==> flow/design.v <==
`timescale 1ns/1ps
module SIMD(clk,rst,opcode,funct3,funct7,rd_data1,rd_data2,rd_data3,w_add,immed,instrc_add,wr_add,wr_data );
input clk;   
input rst;   
input [6:0] opcode;  
input [2:0] funct3;  
input [6:0] funct7;  
input [15:0] rd_data1;   
input [15:0] rd_data2;   
input [15:0] rd_data3;   
input [4:0] w_add;   
input [11:0] immed;  
output [6:0]instrc_add;
output [4:0] wr_add;     
output [15:0] wr_data;   
wire [1:0]mode;
reg [12:0]op;
wire [3:0]scr_r;
wire scr;
wire [2:0]op_r;
wire [1:0]mac_hl;
wire [15:0]sig_ex;
wire [6:0]n_instrc_add;
wire [1:0]alu_mode;
wire [12:0]alu_op;
wire alu_scr;
wire signed[15:0]source1;
wire [15:0]data2;
wire signed[15:0]source3;
wire [15:0]exsig_data;
wire signed[15:0]source2;
wire signed[7:0]source1_8_1;
wire signed[7:0]source1_8_2;
wire signed[7:0]source2_8_1;
wire signed[7:0]source2_8_2;
wire signed[7:0]source3_8_1;
wire signed[7:0]source3_8_2;
wire signed[3:0]source1_4_1;
wire signed[3:0]source1_4_2;
wire signed[3:0]source1_4_3;
wire signed[3:0]source1_4_4;
wire signed[3:0]source2_4_1;
wire signed[3:0]source2_4_2;
wire signed[3:0]source2_4_3;
wire signed[3:0]source2_4_4;
wire signed[3:0]source3_4_1;
wire signed[3:0]source3_4_2;
wire signed[3:0]source3_4_3;
wire signed[3:0]source3_4_4;
reg [15:0]result_reg;
reg [31:0]mul_reg;
reg[91:0] pip_reg;
reg [6:0] instrc_add;  
assign scr_r=opcode[3:0];
assign op_r=opcode[6:4];
assign mac_hl=funct7[1:0];
always @(posedge clk)
    begin
        if(!rst)
            instrc_add<=0;
        else
            instrc_add<=n_instrc_add;
    end
assign mode=(funct3==3'b001)? 2'b01:
            (funct3==3'b010)? 2'b10:
            (funct3==3'b100)? 2'b11:2'b00;
assign scr=(scr_r==4'b0011)? 1:0;
always @ (opcode or funct7 or mac_hl)
    begin
        case (opcode)
            7'b0111011:begin
                            case(funct7)
                                7'b0000000: op=13'b0000_0000_0000_1;  
                                7'b0100000: op=13'b0000_0000_0001_0;  
                                7'b1000001: op=13'b0000_0000_0010_0;  
                                7'b1000010: op=13'b0000_0000_0100_0;  
                                7'b0001000: op=13'b0000_0000_1000_0;  
                                7'b0010000: op=13'b0000_0001_0000_0;  
                                7'b0011000: op=13'b0000_0010_0000_0;  
                                7'b0110000: op=13'b0000_0100_0000_0;  
                                default:op=13'b0000_0000_0000_0;  
                            endcase
                        end
             7'b1001011:begin
                            case(mac_hl)
                                2'b01:op=13'b0000_1000_0000_0;  
                                2'b10:op=13'b0001_0000_0000_0;  
                                default:op=13'b0000_0000_0000_0;  
                            endcase
                        end
             7'b0100011:op=13'b0010_0000_0000_0;  
             7'b1100011:op=13'b0100_0000_0000_0;  
             7'b1010011:op=13'b1000_0000_0000_0;  
             default:op=13'b0000_0000_0000_0;  
        endcase                                   
    end
assign sig_ex={{4{immed[10]}},immed};
assign n_instrc_add=instrc_add+3'b100;
always @(posedge clk)
    begin
        if(!rst)
            pip_reg <=0;
        else
            begin
                pip_reg[1:0]<=mode;  
                pip_reg[14:2]<=op;  
                pip_reg[15]<=scr;  
                pip_reg[31:16]<= rd_data1;  
                pip_reg[47:32]<= rd_data2;  
                pip_reg[63:48]<= rd_data3;  
                pip_reg[68:64]<= w_add;  
                pip_reg[91:76]<= sig_ex; 
            end 
    end
assign alu_mode=pip_reg[1:0];
assign alu_op=pip_reg[14:2];
assign alu_scr=pip_reg[15];
assign source1=pip_reg[31:16];
assign data2=pip_reg[47:32];
assign source3=pip_reg[63:48];
assign wr_add=pip_reg[68:64];
assign exsig_data=pip_reg[91:76];
assign source2=(alu_scr==1'b0)? data2:exsig_data;
assign source1_8_1=source1[7:0];
assign source1_8_2=source1[15:8];
assign source2_8_1=source2[7:0];
assign source2_8_2=source2[15:8];
assign source3_8_1=source3[7:0];
assign source3_8_2=source3[15:8];
assign source1_4_1=source1[3:0];
assign source1_4_2=source1[7:4];
assign source1_4_3=source1[11:8];
assign source1_4_4=source1[15:12];
assign source2_4_1=source2[3:0];
assign source2_4_2=source2[7:4];
assign source2_4_3=source2[11:8];
assign source2_4_4=source2[15:12];
assign source3_4_1=source3[3:0];
assign source3_4_2=source3[7:4];
assign source3_4_3=source3[11:8];
assign source3_4_4=source3[15:12];
always @(alu_op or alu_mode or source1 or source2 or source3 or source1_8_1 or source1_8_2 or 
         source2_8_1 or source2_8_2 or source3_8_1 or source3_8_2 or source1_4_1 or source1_4_2 or
         source1_4_3 or source1_4_4 or source2_4_1 or source2_4_2 or source2_4_3 or source2_4_4 or
         source3_4_1 or source3_4_2 or source3_4_3 or source3_4_3 or source3_4_4)
    begin
        mul_reg=0;
        result_reg=0;
        case(alu_op)
           13'b0000_0000_0000_1:begin
                                    case(alu_mode)
                                        2'b01:result_reg=source1+source2;  
                                        2'b10:result_reg={source1_8_2+source2_8_2,source1_8_1+source2_8_1};  
                                        2'b11:result_reg={source1_4_4+source2_4_4,source1_4_3+source2_4_3,source1_4_2+source2_4_2,source1_4_1+source2_4_1};  
                                        default:result_reg=0;
                                    endcase
                                end
           13'b0000_0000_0001_0:begin
                                    case(alu_mode)
                                        2'b01:result_reg=source1-source2;  
                                        2'b10:result_reg={source1_8_2-source2_8_2,source1_8_1-source2_8_1};  
                                        2'b11:result_reg={source1_4_4-source2_4_4,source1_4_3-source2_4_3,source1_4_2-source2_4_2,source1_4_1-source2_4_1};  
                                        default:result_reg=0;                       
                                    endcase
                                end
           13'b0000_0000_0010_0:begin
                                    case(alu_mode)
                                        2'b01:begin
                                                mul_reg=source1*source2;  
                                                result_reg=mul_reg[15:0];  
                                              end
                                        2'b10:begin
                                                mul_reg[15:0]=source1_8_1*source2_8_1;  
                                                mul_reg[31:16]=source1_8_2*source2_8_2;
                                                result_reg={mul_reg[23:16],mul_reg[7:0]}; 
                                              end
                                        2'b11:begin
                                                mul_reg[7:0]=source1_4_1*source2_4_1;  
                                                mul_reg[15:8]=source1_4_2*source2_4_2;
                                                mul_reg[23:16]=source1_4_3*source2_4_3;
                                                mul_reg[31:24]=source1_4_4*source2_4_4;
                                                result_reg={mul_reg[27:24],mul_reg[19:16],mul_reg[11:8],mul_reg[3:0]}; 
                                              end
                                        default:begin
                                                    result_reg=0;
                                                    mul_reg=0;
                                                end
                                    endcase
                                end
           13'b0000_0000_0100_0:begin
                                    case(alu_mode)
                                        2'b01:begin 
                                                mul_reg=source1*source2;  
                                                result_reg=mul_reg[31:16];  
                                              end
                                        2'b10:begin
                                                mul_reg[15:0]=source1_8_1*source2_8_1;  
                                                mul_reg[31:16]=source1_8_2*source2_8_2;
                                                result_reg={mul_reg[31:24],mul_reg[15:8]}; 
                                              end
                                        2'b11:begin
                                                mul_reg[7:0]=source1_4_1*source2_4_1;  
                                                mul_reg[15:8]=source1_4_2*source2_4_2;
                                                mul_reg[23:16]=source1_4_3*source2_4_3;
                                                mul_reg[31:24]=source1_4_4*source2_4_4;
                                                result_reg={mul_reg[31:28],mul_reg[23:20],mul_reg[15:12],mul_reg[7:4]}; 
                                              end
                                        default:begin
                                                    result_reg=0;
                                                    mul_reg=0;
                                                end
                                    endcase
                                end
           13'b0000_0000_1000_0:result_reg=source1&source2;  
           13'b0000_0001_0000_0:result_reg=source1|source2;  
           13'b0000_0010_0000_0:result_reg=source1^source2;  
           13'b0000_0100_0000_0:result_reg=~source1;  
           13'b0000_1000_0000_0:begin
                                    case(alu_mode)
                                        2'b01:begin
                                                mul_reg=source1*source2+{{16{1'b0}},source3};  
                                                result_reg=mul_reg[15:0];  
                                              end
                                        2'b10:begin
                                                mul_reg[15:0]=source1_8_1*source2_8_1+{{8{1'b0}},source3_8_1};  
                                                mul_reg[31:16]=source1_8_2*source2_8_2+{{8{1'b0}},source3_8_2};
                                                result_reg={mul_reg[23:16],mul_reg[7:0]}; 
                                              end
                                        2'b11:begin
                                                mul_reg[7:0]=source1_4_1*source2_4_1+{{4{1'b0}},source3_4_1};  
                                                mul_reg[15:8]=source1_4_2*source2_4_2+{{4{1'b0}},source3_4_2};
                                                mul_reg[23:16]=source1_4_3*source2_4_3+{{4{1'b0}},source3_4_3};
                                                mul_reg[31:24]=source1_4_4*source2_4_4+{{4{1'b0}},source3_4_4};
                                                result_reg={mul_reg[27:24],mul_reg[19:16],mul_reg[11:8],mul_reg[3:0]}; 
                                              end
                                        default:begin
                                                    result_reg=0;
                                                    mul_reg=0;
                                                end
                                    endcase
                                end
           13'b0001_0000_0000_0:begin
                                    case(alu_mode)
                                        2'b01:begin
                                                mul_reg=source1*source2+{{16{1'b0}},source3};  
                                                result_reg=mul_reg[31:16];  
                                              end
                                        2'b10:begin
                                                mul_reg[15:0]=source1_8_1*source2_8_1+{{8{1'b0}},source3_8_1};  
                                                mul_reg[31:16]=source1_8_2*source2_8_2+{{8{1'b0}},source3_8_2};
                                                result_reg={mul_reg[31:24],mul_reg[15:8]}; 
                                              end
                                        2'b11:begin
                                                mul_reg[7:0]=source1_4_1*source2_4_1+{{4{1'b0}},source3_4_1};  
                                                mul_reg[15:8]=source1_4_2*source2_4_2+{{4{1'b0}},source3_4_2};
                                                mul_reg[23:16]=source1_4_3*source2_4_3+{{4{1'b0}},source3_4_3};
                                                mul_reg[31:24]=source1_4_4*source2_4_4+{{4{1'b0}},source3_4_4};
                                                result_reg={mul_reg[31:28],mul_reg[23:20],mul_reg[15:12],mul_reg[7:4]}; 
                                              end
                                        default:begin
                                                    result_reg=0;
                                                    mul_reg=0;
                                                end                                    
                                    endcase
                                end
           13'b0010_0000_0000_0:result_reg=(source1<<source2);  
           13'b0100_0000_0000_0:result_reg=(source1>>source2);  
           13'b1000_0000_0000_0:result_reg=(source1<<<source2);  
           default:result_reg=0;
        endcase
    end
assign wr_data=result_reg;
endmodule
# Reports on SIMD
# Tool output for the design above before and after an edit, in the order of the flow.
# Lines under "before" count in the file above, lines under "after" in the edited file.
# "delta": "after" minus "before" as printed here. "change_rel_pct": 100 x difference / "before".
# Operators carry their Yosys type and port widths (W data, S select, Z words).
# A cell with -- has no value.
[inputs]
top_module = "SIMD"
clk_port = "clk"
cell_library = "sky130hd"
corner = "tt_025C_1v80"

# Edit of the RTL
# Unified diff, file above to edited file.
# This change comes from a script, not from a designer. The edited design behaves differently; no optimisation was intended.
# begin of diff
@@ -57,7 +57,4 @@
 always @(posedge clk)
     begin
-        if(!rst)
-            instrc_add<=0;
-        else
             instrc_add<=n_instrc_add;
     end
# end of diff

# After elaboration
# Counts by Yosys on the flattened word-level netlist (proc, flatten, opt, wreduce; memories kept). Register bits leave out memories and registers merged into their read ports (data or address); mux counts leave out enables and synchronous resets folded into registers. Print and check cells are left out.
[op_classes]
columns = ["element", "before", "after", "delta", "change_rel_pct"]
rows = [
  ["addsub", 22, 22, 0, 0.00],
  ["n_mul", 14, 14, 0, 0.00],
  ["eq_ne", 34, 34, 0, 0.00],
  ["n_shift", 3, 3, 0, 0.00],
  ["mux", 15, 15, 0, 0.00],
  ["n_logic", 5, 5, 0, 0.00],
  ["n_reduce_logical", 2, 2, 0, 0.00],
]
[ops]
columns = ["operator", "before", "after", "delta", "change_rel_pct"]
rows = [
  ["$mul A4 B4 Y8", 8, 8, 0, 0.00],
  ["$pmux W16 S3", 6, 6, 0, 0.00],
  ["$eq A7 B7 Y1 const B", 5, 5, 0, 0.00],
  ["$add A4 B4 Y4", 4, 4, 0, 0.00],
  ["$add A8 B4 Y8", 4, 4, 0, 0.00],
  ["$eq A7 B6 Y1 const B", 4, 4, 0, 0.00],
  ["$mul A8 B8 Y16", 4, 4, 0, 0.00],
  ["$sub A4 B4 Y4", 4, 4, 0, 0.00],
  ["$eq A2 B2 Y1 const B", 3, 3, 0, 0.00],
  ["$add A16 B8 Y16", 2, 2, 0, 0.00],
  ["$add A8 B8 Y8", 2, 2, 0, 0.00],
  ["$eq A2 B1 Y1 const B", 2, 2, 0, 0.00],
  ["$eq A7 B5 Y1 const B", 2, 2, 0, 0.00],
  ["$mul A16 B16 Y32", 2, 2, 0, 0.00],
  ["$mux W1", 2, 2, 0, 0.00],
  ["$mux W2", 2, 2, 0, 0.00],
  ["$sub A8 B8 Y8", 2, 2, 0, 0.00],
  ["$add A16 B16 Y16", 1, 1, 0, 0.00],
  ["$add A32 B16 Y32", 1, 1, 0, 0.00],
  ["$add A7 B3 Y7 const B", 1, 1, 0, 0.00],
  ["$and A16 B16 Y16", 1, 1, 0, 0.00],
  ["$eq A13 B1 Y1 const B", 1, 1, 0, 0.00],
  ["$eq A13 B10 Y1 const B", 1, 1, 0, 0.00],
  ["$eq A13 B11 Y1 const B", 1, 1, 0, 0.00],
  ["$eq A13 B12 Y1 const B", 1, 1, 0, 0.00],
  ["$eq A13 B13 Y1 const B", 1, 1, 0, 0.00],
  ["$eq A13 B2 Y1 const B", 1, 1, 0, 0.00],
  ["$eq A13 B3 Y1 const B", 1, 1, 0, 0.00],
]
# Not every row of either side is listed.
[bits]
columns = ["element", "before", "after", "delta", "change_rel_pct"]
rows = [
  ["register_bits", 89, 89, 0, 0.00],
  ["in_bits", 84, 84, 0, 0.00],
  ["output_inout_bits", 28, 28, 0, 0.00],
]

# Longest topological paths
# Depth = most cells in a row (Yosys ltp): at word level without a register or memory, in the mapped netlist without a sequential cell, where the memories' decode and read muxes count.
[logic_depth]
columns = ["element", "before", "after", "delta", "change_rel_pct"]
rows = [
  ["depth_word", 5, 5, 0, 0.00],
  ["ABC_AREA", "0", "0", "--", "--"],
  ["ltp_mapped", 32, 31, -1, -3.12],
]

# Synthesis result
# Source: synth_stat.txt of the flow (Yosys; design flattened, memories mapped). It holds for the ABC_AREA given above (unset counts as 0); a run with the other value may have another netlist.
[mapped]
columns = ["element", "before", "after", "delta", "change_rel_pct"]
rows = [
  ["cell_count", 3901, 3938, 37, 0.95],
  ["area_um2", 33084.2, 33455.8, 371.6, 1.12],
  ["seq_area_um2", 1721.7, 1721.7, 0.0, 0.00],
  ["ffs", 86, 86, 0, 0.00],
]
[types]
columns = ["cell_type", "before", "after", "delta", "change_rel_pct"]
rows = [
  ["sky130_fd_sc_hd__a21oi_1", 170, 149, -21, -12.35],
  ["sky130_fd_sc_hd__clkbuf_1", 113, 92, -21, -18.58],
  ["sky130_fd_sc_hd__buf_2", 1, 17, 16, 1600.00],
  ["sky130_fd_sc_hd__inv_1", 925, 938, 13, 1.41],
  ["sky130_fd_sc_hd__nor2_1", 267, 278, 11, 4.12],
  ["sky130_fd_sc_hd__o21ai_0", 108, 118, 10, 9.26],
  ["sky130_fd_sc_hd__nor3_1", 54, 44, -10, -18.52],
  ["sky130_fd_sc_hd__o31ai_1", 9, 17, 8, 88.89],
  ["sky130_fd_sc_hd__and2_1", 81, 74, -7, -8.64],
  ["sky130_fd_sc_hd__mux2i_1", 40, 47, 7, 17.50],
  ["sky130_fd_sc_hd__nand2b_1", 17, 24, 7, 41.18],
  ["sky130_fd_sc_hd__nor4b_1", 10, 3, -7, -70.00],
  ["sky130_fd_sc_hd__xor2_1", 53, 47, -6, -11.32],
  ["sky130_fd_sc_hd__a211oi_1", 35, 29, -6, -17.14],
  ["sky130_fd_sc_hd__o211ai_1", 27, 21, -6, -22.22],
  ["sky130_fd_sc_hd__a31oi_1", 18, 24, 6, 33.33],
  ["sky130_fd_sc_hd__nor4_1", 15, 9, -6, -40.00],
  ["sky130_fd_sc_hd__nand4_1", 19, 24, 5, 26.32],
]
# Not every row of either side is listed.

# Worst setup path after synthesis
# Path of least setup slack by OpenSTA after synthesis, without wires, with an ideal clock, recovery checks aside; 20% of the period is set as input and as output delay. Where synthesis merged equal registers, the netlist keeps one of their names.
[synth_path]
columns = ["element", "before", "after", "delta", "change_rel_pct"]
rows = [
  ["path_type", "register to output", "register to output", "--", "--"],
  ["startpoint", "register pip_reg[15]", "register pip_reg[15]", "--", "--"],
  ["endpoint", "output port wr_data[14]", "output port wr_data[13]", "--", "--"],
  ["period_ps", 10600, 10600, 0, 0.00],
  ["output_delay_ps", 2120, 2120, 0, 0.00],
  ["t_arrival_ps", 7891, 7744, -147, -1.86],
  ["required_ps", 8480, 8480, 0, 0.00],
  ["slack_ps", 589, 736, 147, "--"],
  ["delay_ps", 7891, 7744, -147, -1.86],
  ["path_stages", 28, 27, -1, -3.57],
  ["n_path_buf", 4, 5, 1, 25.00],
  ["period_less_setup_slack_ps", 10011, 9864, -147, -1.47],
]
# "delay_ps" is the arrival time less input delay plus setup time.
# A path that ends at an output port has no setup time.
# "path_stages" counts driving pins, that of a launching flip-flop among them; a cell with two outputs on the path counts twice.
# "period_less_setup_slack_ps" = period - worst setup slack (recovery checks aside). The figure is calculated, with input and output delays left at 20% of the set period.
# The rows between start and end are the longest chain of elaborated cells between them; the timing report does not say that the signal goes this way. Where chains are equally long, one stands for them.
# A line is the first line of the expression or statement that the cell stems from. Yosys adds cells for indexed reads and writes and turns some case tables into memories.
[synth_between_before]
path_cell_list = "sky130_fd_sc_hd__dfxtp_1 sky130_fd_sc_hd__buf_6 sky130_fd_sc_hd__buf_2 sky130_fd_sc_hd__buf_1 sky130_fd_sc_hd__mux2i_1 sky130_fd_sc_hd__clkinv_1 sky130_fd_sc_hd__clkbuf_1 sky130_fd_sc_hd__nand2_1 sky130_fd_sc_hd__fa_1 sky130_fd_sc_hd__fa_1 sky130_fd_sc_hd__inv_1 sky130_fd_sc_hd__fa_1 sky130_fd_sc_hd__inv_1 sky130_fd_sc_hd__fa_1 sky130_fd_sc_hd__inv_1 sky130_fd_sc_hd__fa_1 sky130_fd_sc_hd__fa_1 sky130_fd_sc_hd__ha_1 sky130_fd_sc_hd__a21oi_1 sky130_fd_sc_hd__o221ai_1 sky130_fd_sc_hd__a221o_1 sky130_fd_sc_hd__a221oi_1 sky130_fd_sc_hd__o21ai_0 sky130_fd_sc_hd__a2111oi_0 sky130_fd_sc_hd__nand4_1 sky130_fd_sc_hd__a2111oi_0 sky130_fd_sc_hd__nand3_1 sky130_fd_sc_hd__a211o_1"
elab_chain_len = 5
cells_between = 29
[synth_rtl_before]
columns = ["element", "line", "source"]
rows = [
  ["from (decl)", 52, "reg[91:0] pip_reg;"],
  ["from (assign)", 102, "pip_reg <=0;"],
  ["from (assign)", 107, "pip_reg[15]<=scr;"],
  ["$mux W16", 123, "assign source2=(alu_scr==1'b0)? data2:exsig_data;"],
  ["$mul A4 B4 Y8", 257, "mul_reg[31:24]=source1_4_4*source2_4_4+{{4{1'b0}},source3_4_4};"],
  ["$add A8 B4 Y8", 257, ""],
  ["$pmux W16 S3", 243, "case(alu_mode)"],
  ["$pmux W16 S13", 149, "case(alu_op)"],
  ["to (decl)", 15, "output [15:0] wr_data;"],
]
[synth_between_after]
path_cell_list = "sky130_fd_sc_hd__dfxtp_1 sky130_fd_sc_hd__buf_6 sky130_fd_sc_hd__buf_6 sky130_fd_sc_hd__mux2i_1 sky130_fd_sc_hd__buf_2 sky130_fd_sc_hd__buf_2 sky130_fd_sc_hd__buf_1 sky130_fd_sc_hd__nor2_1 sky130_fd_sc_hd__fa_1 sky130_fd_sc_hd__fa_1 sky130_fd_sc_hd__fa_1 sky130_fd_sc_hd__fa_1 sky130_fd_sc_hd__fa_1 sky130_fd_sc_hd__inv_1 sky130_fd_sc_hd__fa_1 sky130_fd_sc_hd__inv_1 sky130_fd_sc_hd__ha_1 sky130_fd_sc_hd__a21o_1 sky130_fd_sc_hd__a21o_1 sky130_fd_sc_hd__a31o_1 sky130_fd_sc_hd__or3_1 sky130_fd_sc_hd__or3_1 sky130_fd_sc_hd__a311oi_2 sky130_fd_sc_hd__nor2_1 sky130_fd_sc_hd__or3_1 sky130_fd_sc_hd__o31ai_1 sky130_fd_sc_hd__a221o_1"
elab_chain_len = 5
cells_between = 29
[synth_rtl_after]
columns = ["element", "line", "source"]
rows = [
  ["from (decl)", 52, "reg[91:0] pip_reg;"],
  ["from (assign)", 99, "pip_reg <=0;"],
  ["from (assign)", 104, "pip_reg[15]<=scr;"],
  ["$mux W16", 120, "assign source2=(alu_scr==1'b0)? data2:exsig_data;"],
  ["$mul A4 B4 Y8", 254, "mul_reg[31:24]=source1_4_4*source2_4_4+{{4{1'b0}},source3_4_4};"],
  ["$add A8 B4 Y8", 254, ""],
  ["$pmux W16 S3", 240, "case(alu_mode)"],
  ["$pmux W16 S13", 146, "case(alu_op)"],
  ["to (decl)", 15, "output [15:0] wr_data;"],
]

# Path in the finished layout
# Path of least setup slack in the final report of the runs of pair 1 (OpenROAD, finished layout, wires in). Where an end is a register, its clock arrival counts in the times.
# The report prints the path's times to 10 ps; the period is as set.
[layout_path]
columns = ["element", "before", "after", "delta", "change_rel_pct"]
rows = [
  ["path_type", "register to output", "register to output", "--", "--"],
  ["startpoint", "register pip_reg[15]", "register pip_reg[15]", "--", "--"],
  ["endpoint", "output port wr_data[14]", "output port wr_data[2]", "--", "--"],
  ["period_ps", 10600, 10600, 0, 0.00],
  ["output_delay_ps", 2120, 2120, 0, 0.00],
  ["t_arrival_ps", 8310, 8300, -10, -0.12],
  ["required_ps", 8480, 8480, 0, 0.00],
  ["slack_ps", 170, 180, 10, "--"],
  ["path_stages", 32, 30, -2, -6.25],
  ["n_path_buf", 8, 6, -2, -25.00],
]
# The rows between start and end are the longest chain of elaborated cells between them; the timing report does not say that the signal goes this way. Where chains are equally long, one stands for them.
[layout_between_before]
path_cell_list = "sky130_fd_sc_hd__dfxtp_2 sky130_fd_sc_hd__buf_4 sky130_fd_sc_hd__buf_4 sky130_fd_sc_hd__mux2i_2 sky130_fd_sc_hd__buf_4 sky130_fd_sc_hd__clkinv_1 sky130_fd_sc_hd__buf_4 sky130_fd_sc_hd__nand2_1 sky130_fd_sc_hd__inv_1 sky130_fd_sc_hd__fa_1 sky130_fd_sc_hd__fa_1 sky130_fd_sc_hd__ha_1 sky130_fd_sc_hd__fa_1 sky130_fd_sc_hd__inv_1 sky130_fd_sc_hd__fa_1 sky130_fd_sc_hd__fa_1 sky130_fd_sc_hd__inv_1 sky130_fd_sc_hd__ha_1 sky130_fd_sc_hd__nor3_1 sky130_fd_sc_hd__o21a_1 sky130_fd_sc_hd__o31ai_1 sky130_fd_sc_hd__o41ai_2 sky130_fd_sc_hd__buf_4 sky130_fd_sc_hd__o21ai_1 sky130_fd_sc_hd__buf_4 sky130_fd_sc_hd__a311oi_1 sky130_fd_sc_hd__buf_4 sky130_fd_sc_hd__nand2b_1 sky130_fd_sc_hd__nand3_1 sky130_fd_sc_hd__o21ai_2 sky130_fd_sc_hd__a211o_1 sky130_fd_sc_hd__clkdlybuf4s50_1"
elab_chain_len = 5
cells_between = 29
[layout_rtl_before]
columns = ["element", "line", "source"]
rows = [
  ["from (decl)", 52, "reg[91:0] pip_reg;"],
  ["from (assign)", 102, "pip_reg <=0;"],
  ["from (assign)", 107, "pip_reg[15]<=scr;"],
  ["$mux W16", 123, "assign source2=(alu_scr==1'b0)? data2:exsig_data;"],
  ["$mul A4 B4 Y8", 257, "mul_reg[31:24]=source1_4_4*source2_4_4+{{4{1'b0}},source3_4_4};"],
  ["$add A8 B4 Y8", 257, ""],
  ["$pmux W16 S3", 243, "case(alu_mode)"],
  ["$pmux W16 S13", 149, "case(alu_op)"],
  ["to (decl)", 15, "output [15:0] wr_data;"],
]
[layout_between_after]
path_cell_list = "sky130_fd_sc_hd__dfxtp_4 sky130_fd_sc_hd__buf_6 sky130_fd_sc_hd__mux2i_4 sky130_fd_sc_hd__clkinv_2 sky130_fd_sc_hd__buf_4 sky130_fd_sc_hd__buf_4 sky130_fd_sc_hd__nand2_1 sky130_fd_sc_hd__inv_1 sky130_fd_sc_hd__fa_1 sky130_fd_sc_hd__inv_1 sky130_fd_sc_hd__fa_1 sky130_fd_sc_hd__inv_1 sky130_fd_sc_hd__ha_1 sky130_fd_sc_hd__fa_1 sky130_fd_sc_hd__fa_1 sky130_fd_sc_hd__inv_1 sky130_fd_sc_hd__fa_1 sky130_fd_sc_hd__inv_1 sky130_fd_sc_hd__ha_1 sky130_fd_sc_hd__or4_1 sky130_fd_sc_hd__a21oi_1 sky130_fd_sc_hd__or3_1 sky130_fd_sc_hd__o31ai_1 sky130_fd_sc_hd__a31o_2 sky130_fd_sc_hd__buf_4 sky130_fd_sc_hd__xor2_1 sky130_fd_sc_hd__a221oi_1 sky130_fd_sc_hd__o311ai_0 sky130_fd_sc_hd__buf_4 sky130_fd_sc_hd__clkdlybuf4s50_1"
elab_chain_len = 5
cells_between = 29
[layout_rtl_after]
columns = ["element", "line", "source"]
rows = [
  ["from (decl)", 52, "reg[91:0] pip_reg;"],
  ["from (assign)", 99, "pip_reg <=0;"],
  ["from (assign)", 104, "pip_reg[15]<=scr;"],
  ["$mux W16", 120, "assign source2=(alu_scr==1'b0)? data2:exsig_data;"],
  ["$mul A4 B4 Y8", 251, "mul_reg[7:0]=source1_4_1*source2_4_1+{{4{1'b0}},source3_4_1};"],
  ["$add A8 B4 Y8", 251, ""],
  ["$pmux W16 S3", 240, "case(alu_mode)"],
  ["$pmux W16 S13", 146, "case(alu_op)"],
  ["to (decl)", 15, "output [15:0] wr_data;"],
]

# Flow runs
# Runs of the flow (Yosys, OpenROAD) on both versions; the two runs of a pair have the same settings. The constraints put input and output delay at 20% of the set period each and load the outputs with 0.01 pF.
[flow_settings_pair_1]
period_ns = 10.6
CAP_MARGIN = 20
CORE_MARGIN = 2
CORE_UTILIZATION = 40
SLEW_MARGIN = 20
[measured_pair_1]
columns = ["element", "before", "after", "delta", "change_rel_pct"]
rows = [
  ["yosys.chip_area_um2", 33084.2, 33455.8, 371.6, 1.12],
  ["dieArea_um2", 85027.6, 85969.2, 941.6, 1.11],
  ["final_cell_area_um2", 36874.1, 37149.4, 275.3, 0.75],
  ["util_frac", 0.45, 0.446, -0.004, "--"],
  ["worstSetupSlack_ps", 167, 178, 11, "--"],
  ["fin_tns_ps", 0, 0, 0, "--"],
  ["hold_ws_ps", 486, 420, -66, "--"],
  ["final_power_uw", 3723, 3883, 160, 4.30],
  ["period_reached_ps", 10433, 10422, -11, -0.11],
]
[flow_settings_pair_2]
CORE_MARGIN = 7
CORE_UTILIZATION = 33
CTS_CLUSTER_SIZE = 20
GPL_TIMING_DRIVEN = 0
PLACE_DENSITY = 0.81
SETUP_SLACK_MARGIN = 0.7
period_ns = 18.5
CAP_MARGIN = 20
SLEW_MARGIN = 20
[measured_pair_2]
columns = ["element", "before", "after", "delta", "change_rel_pct"]
rows = [
  ["yosys.chip_area_um2", 33084.2, 33455.8, 371.6, 1.12],
  ["dieArea_um2", 109316.0, 110493.0, 1177.0, 1.08],
  ["final_cell_area_um2", 36268.5, 36665.2, 396.7, 1.09],
  ["util_frac", 0.367, 0.366, -0.001, "--"],
  ["worstSetupSlack_ps", 3052, 3898, 846, "--"],
  ["fin_tns_ps", 0, 0, 0, "--"],
  ["hold_ws_ps", 483, 421, -62, "--"],
  ["final_power_uw", 2115, 2134, 19, 0.90],
  ["period_reached_ps", 15448, 14602, -846, -5.48],
]
# "period_reached_ps" is the run's clock period less its worst setup slack. It is reckoned from that one timing run; input and output delays stay at 20% of the period that was set.
# By "final_power_uw" is meant OpenSTA's value without simulated activity: inputs other than the clock are taken to toggle once in ten clock periods, and the tool carries that through the logic.
